==> flow/design.v <==
`timescale 1ns / 1ps
module fifo #(
    parameter DATA_WIDTH = 16,
    parameter DEPTH = 64, 
    parameter ALMOST_FULL_THRESH = 56,
    parameter ALMOST_EMPTY_THRESH = 8
)(
    input                   clk,
    input                   rst_n,        
    input                   wr_en,
    input  [DATA_WIDTH-1:0] wr_data,
    input                   rd_en,
    output reg [DATA_WIDTH-1:0] rd_data,
    output                  full,
    output                  empty,
    output                  almost_full,
    output                  almost_empty,
    output                  overflow_err,
    output                  underflow_err,
    output [DATA_WIDTH-1:0] fifo_count
);
    function integer clog2;
        input integer value;
        integer i;
        begin
            clog2 = 0;
            for (i = value-1; i > 0; i = i >> 1)
                clog2 = clog2 + 1;
        end
    endfunction
    localparam ADDR_WIDTH = clog2(DEPTH);
    reg [DATA_WIDTH-1:0] mem [0:DEPTH-1];
    reg [ADDR_WIDTH-1:0] write_pointer;    
    reg [ADDR_WIDTH-1:0] read_pointer;     
    reg [clog2(DEPTH+1)-1:0] count;        
    reg overflow_flag, underflow_flag;
    assign full         = (count == DEPTH);
    assign empty        = (count == 0);
    assign almost_full  = (count >= ALMOST_FULL_THRESH);
    assign almost_empty = (count <= ALMOST_EMPTY_THRESH);
    assign overflow_err = overflow_flag;
    assign underflow_err= underflow_flag;
    assign fifo_count   = count;
    always @(posedge clk) begin
        if (wr_en && !full)
            mem[write_pointer] <= wr_data;
    end
    always @(posedge clk or negedge rst_n) begin
        if (!rst_n) begin
            write_pointer <= 0;
        end else if (wr_en) begin
            if (!full) begin
                write_pointer <= write_pointer + 1'b1;
            end
        end
    end
    always @(posedge clk or negedge rst_n) begin
        if (!rst_n) begin
            read_pointer <= 0;
            rd_data <= 0;
        end else if (rd_en) begin
            if (!empty) begin
                rd_data <= mem[read_pointer];
                read_pointer <= read_pointer + 1'b1;
            end
        end
    end
    always @(posedge clk or negedge rst_n) begin
        if (!rst_n) begin
            count <= 0;
        end else begin
            case ({wr_en && !full, rd_en && !empty})
                2'b10: count <= count + 1'b1; 
                2'b01: count <= count - 1'b1;
                default: count <= count;      
            endcase
        end
    end
    always @(posedge clk or negedge rst_n) begin
        if (!rst_n) begin
            overflow_flag  <= 1'b0;
            underflow_flag <= 1'b0;
        end else begin
            if (wr_en && full)
                overflow_flag <= 1'b1;
            else if (overflow_flag && rd_en && !empty)
                overflow_flag <= 1'b0;
            if (rd_en && empty)
                underflow_flag <= 1'b1;
            else if (underflow_flag && wr_en && !full)
                underflow_flag <= 1'b0;
        end
    end
endmodule
=== Reports on fifo ===
The steps from the RTL of fifo to its reports follow in flow order.
Line numbers count from 1 in the design file above.
Not given: --

* Top: fifo
* Clock port: clk
* Library: sky130hd
* Library corner: tt_025C_1v80

=== Word-level counts ===
Source: Yosys, flattened and elaborated, memories not mapped. Widths are those after wreduce. Registers that Yosys merges into a memory's read port (data or address) are not register bits. Print and check cells do not count. Equal cells are merged and count once.
Yosys's memory passes give these memory sizes; they may raise the number of words (mostly to a power of two), join words into wider ones and drop unused or constant bits.

* Word-level cells: 42
* Input port bits: 20
* Memories: 1
* Memory bits (writable): 1024
* Output and inout bits: 38
* Register bits: 21
* Word width x clocked read ports: 16

{| class="wikitable"
|+ Memory list
! memory !! words !! bits a word !! read ports !! write ports !! RTL line !! source
|-
| mem || 64 || 16 || 1 || 1 || 32 || <nowiki>reg [DATA_WIDTH-1:0] mem [0:DEPTH-1];</nowiki>
|}

* Order comparisons: 2
* Reduce/logical cells: 17
* $add $sub $neg: 4
* Equality and inequality tests: 3
* Bitwise gates (word level): 2
* Muxes and demuxes: 8

{| class="wikitable"
|+ Operators by type and width
! cell !! number
|-
| 2-to-1 mux 16 bit || 1
|-
| parallel mux 7 bit (select 2 bit) || 1
|-
| adder 6 x 1 -> 6 bit with constant B || 2
|-
| logical AND 1 bit || 8
|-
| adder 7 x 1 -> 7 bit with constant B || 1
|-
| subtractor 7 x 1 -> 7 bit with constant B || 1
|-
| less-or-equal comparator 7 x 4 -> 1 bit with constant B || 1
|-
| greater-or-equal comparator 7 x 6 -> 1 bit with constant B || 1
|-
| == test 7 bit with constant B || 1
|-
| zero test 7 bit || 1
|-
| nonzero test 2 bit || 3
|-
| 2-to-1 mux 6 bit || 1
|-
| 2-to-1 mux 1 bit || 5
|-
| AND reduction 2 bit || 2
|-
| zero test 1 bit || 3
|-
| NOT 1 bit || 2
|-
| == test 2 x 1 -> 1 bit with constant B || 1
|-
| == test 2 bit with constant B || 1
|}

=== Longest topological paths ===
Depth = most cells in a row (Yosys ltp): at word level without a register or memory, in the mapped netlist without a sequential cell, where the memories' decode and read muxes count.

* Depth after elaboration: 5
* ABC_AREA: 0
* Depth in mapped cells: 15
* Depth with buffers taken out: 11

=== Synthesis result ===
Source: synth_stat.txt of the flow (Yosys; design flattened, memories mapped). It holds for the ABC_AREA given above (unset counts as 0); a run with the other value may have another netlist.
Totals and module areas in this step are rounded.

* Mapped cells: 1993
* Flip-flops: 1061
* Buffers: 135
* Sequential area: 31700 um2
* Synthesis area: 41000 um2

{| class="wikitable"
|+ Cell types
! type !! number !! total area (um2)
|-
| sky130_fd_sc_hd__edfxtp_1 || 1024 || 3.07E+04
|-
| sky130_fd_sc_hd__mux4_2 || 176 || 3.96E+03
|-
| sky130_fd_sc_hd__mux2i_1 || 128 || 1.28E+03
|-
| sky130_fd_sc_hd__dfrtp_1 || 37 || 925.888
|-
| sky130_fd_sc_hd__mux2_2 || 49 || 551.779
|-
| sky130_fd_sc_hd__o22ai_1 || 51 || 319.056
|-
| sky130_fd_sc_hd__a22oi_1 || 37 || 277.766
|-
| sky130_fd_sc_hd__a22o_1 || 31 || 271.51
|-
| sky130_fd_sc_hd__nor2_1 || 72 || 270.259
|-
| sky130_fd_sc_hd__a211oi_1 || 32 || 240.23
|-
| sky130_fd_sc_hd__buf_2 || 44 || 220.211
|-
| sky130_fd_sc_hd__clkbuf_1 || 51 || 191.434
|-
| sky130_fd_sc_hd__buf_4 || 19 || 142.637
|-
| sky130_fd_sc_hd__a2bb2oi_1 || 16 || 140.134
|-
| sky130_fd_sc_hd__nand4_1 || 20 || 125.12
|-
| sky130_fd_sc_hd__a21oi_1 || 23 || 115.11
|-
| sky130_fd_sc_hd__o221ai_1 || 13 || 113.859
|-
| sky130_fd_sc_hd__xnor2_1 || 13 || 113.859
|}

Not listed: further types 40, cells in them 157.

=== Worst setup path after synthesis ===
Source: OpenSTA report_checks on the synthesized netlist (no wires, ideal clock, input and output delay 20% of the period each), path of least setup slack; recovery checks are left aside. Register names are those of the netlist, which keeps one name where synthesis merged equal registers.

* Path type: register to register
* From: register count[2]
* To: register count[4]
* Stages: 16
* Buffers on the path: 4
* Arrival time: 3.423 ns
* Setup time: 0.131 ns
* Data required time: 3.169 ns
* Launch time at the first pin: 0.000 ns
* Setup slack: -0.254 ns
* Delay of the path: 3.554 ns
* Period: 3.3 ns
* Synthesis period reached: 3.554 ns

"delay of the path" is the arrival time less input delay plus setup time.
"stages": output pins that drive a net of the path, with the launching flip-flop's if there is one; two outputs of one cell count as two.
"synthesis period reached" = period - worst setup slack (recovery checks aside). The figure is calculated, with input and output delays left at 20% of the set period.
The rows between start and end are the longest chain of elaborated cells between them; the timing report does not say that the signal goes this way. Where chains are equally long, one stands for them.
Each line given opens the expression or statement behind the cell; cells for indexed reads and writes are added by Yosys, which also makes memories of some case tables.
At most two assigning lines are given for a register; there are more.

* Path through: sky130_fd_sc_hd__dfrtp_1 > sky130_fd_sc_hd__buf_2 > sky130_fd_sc_hd__or4_4 > sky130_fd_sc_hd__buf_6 > sky130_fd_sc_hd__o41a_1 > sky130_fd_sc_hd__buf_6 > sky130_fd_sc_hd__inv_4 > sky130_fd_sc_hd__ha_1 > sky130_fd_sc_hd__clkbuf_1 > sky130_fd_sc_hd__xor2_1 > sky130_fd_sc_hd__ha_1 > sky130_fd_sc_hd__and3b_1 > sky130_fd_sc_hd__o21ai_0 > sky130_fd_sc_hd__a21oi_1 > sky130_fd_sc_hd__a211o_1 > sky130_fd_sc_hd__xnor2_1
* Length of the longest elaborated chain: 5
* Elaborated cells between the ends (all ways): 12
* Classes of those cells: add/sub (2); eq/ne (3); mux (1); reduce/logical (6)

{| class="wikitable"
|+ RTL lines, path post-synthesis
! item !! RTL line !! source
|-
| from (decl) || 35 || <nowiki>reg [clog2(DEPTH+1)-1:0] count;</nowiki>
|-
| from (assign) || 73 || <nowiki>2'b10: count <= count + 1'b1;</nowiki>
|-
| from (assign) || 74 || <nowiki>2'b01: count <= count - 1'b1;</nowiki>
|-
| zero test 7 bit || 38 || <nowiki>assign empty        = (count == 0);</nowiki>
|-
| zero test 1 bit || 72 || <nowiki>case ({wr_en && !full, rd_en && !empty})</nowiki>
|-
| logical AND 1 bit || 72 ||
|-
| == test 2 x 1 -> 1 bit || 72 ||
|-
| parallel mux 7 bit (select 2 bit) || 72 ||
|-
| to (assign) || 73 ||
|-
| to (assign) || 74 ||
|-
| to (decl) || 35 ||
|}

=== Worst path after layout ===
From the final timing report of run A: the path of least setup slack in the routed layout; clock arrival at registers is part of the times.

* Path type: register to output
* From: register count[3]
* To: output port full
* Arrival time: 2.54 ns
* Launch time at the first pin: 0.67 ns
* Setup slack: 0.10 ns
* Stages: 5
* Output delay: 0.66 ns
* Period: 3.31 ns
* Data required time: 2.65 ns
* Buffers on the path: 2

The rows between start and end are the longest chain of elaborated cells between them; the timing report does not say that the signal goes this way. Where chains are equally long, one stands for them.
At most two assigning lines are given for a register; there are more.

* Path through: sky130_fd_sc_hd__dfrtp_1 > sky130_fd_sc_hd__or4_4 > sky130_fd_sc_hd__buf_4 > sky130_fd_sc_hd__nor4_2 > sky130_fd_sc_hd__clkdlybuf4s50_1
* Length of the longest elaborated chain: 1
* Elaborated cells between the ends (all ways): 1
* Source lines of those cells: 1
* Classes of those cells: eq/ne (1)

{| class="wikitable"
|+ RTL lines, path after layout
! item !! RTL line !! source
|-
| from (decl) || 35 || <nowiki>reg [clog2(DEPTH+1)-1:0] count;</nowiki>
|-
| from (assign) || 73 || <nowiki>2'b10: count <= count + 1'b1;</nowiki>
|-
| from (assign) || 74 || <nowiki>2'b01: count <= count - 1'b1;</nowiki>
|-
| == test 7 bit || 37 || <nowiki>assign full         = (count == DEPTH);</nowiki>
|-
| to (decl) || 14 || <nowiki>output                  full,</nowiki>
|}

==> runs of fifo <==
Settings and measured results of 3 stored flow runs for module fifo (sky130hd), not sorted in any way. The constraints put input and output delay at 20% of the set period each and load the outputs with 0.01 pF.
"overall power" is the tool's figure for a default switching activity; nothing was simulated.
Results are given in rounded form.

=== Run A ===
{| class="wikitable"
! Setting !! Value
|-
| CORE_UTILIZATION || 40
|-
| PLACE_DENSITY || 0.6
|-
| period_ns || 3.31
|-
| CAP_MARGIN || 20
|-
| CORE_MARGIN || 2
|-
| SLEW_MARGIN || 20
|-
! Result !! Value
|-
| Full die area || 105000 um2
|-
| Lowest setup slack || 0.103 ns
|-
| Total negative slack on setup checks || 0.000 ns
|-
| Overall power || 0.0388 W
|-
| Utilization || 46.8%
|-
| Chip area after synthesis (Yosys) || 41000 um2
|}

=== Run B ===
{| class="wikitable"
! Setting !! Value
|-
| CORE_UTILIZATION || 40
|-
| PLACE_DENSITY || 0.6
|-
| period_ns || 3.12
|-
| CAP_MARGIN || 20
|-
| CORE_MARGIN || 2
|-
| SLEW_MARGIN || 20
|-
! Result !! Value
|-
| Lowest setup slack || 0.109 ns
|-
| Total negative slack on setup checks || 0.000 ns
|-
| Utilization || 47.2%
|-
| Overall power || 0.0416 W
|-
| Chip area after synthesis (Yosys) || 41000 um2
|-
| Full die area || 105000 um2
|}

=== Run C ===
{| class="wikitable"
! Setting !! Value
|-
| CAP_MARGIN || 35
|-
| CELL_PAD_IN_SITES_GLOBAL_PLACEMENT || 0
|-
| CORE_ASPECT_RATIO || 0.98
|-
| CORE_UTILIZATION || 66
|-
| CTS_CLUSTER_DIAMETER || 209
|-
| GPL_ROUTABILITY_DRIVEN || 0
|-
| MIN_ROUTING_LAYER || met2
|-
| PLACE_DENSITY || 0.64
|-
| TNS_END_PERCENT || 50
|-
| period_ns || 4.31
|-
| CORE_MARGIN || 2
|-
| SLEW_MARGIN || 20
|-
! Result !! Value
|-
| Chip area after synthesis (Yosys) || 41000 um2
|-
| Utilization || 75.8%
|-
| Overall power || 0.0302 W
|-
| Full die area || 64200 um2
|-
| Lowest setup slack || 0.423 ns
|-
| Total negative slack on setup checks || 0.000 ns
|}
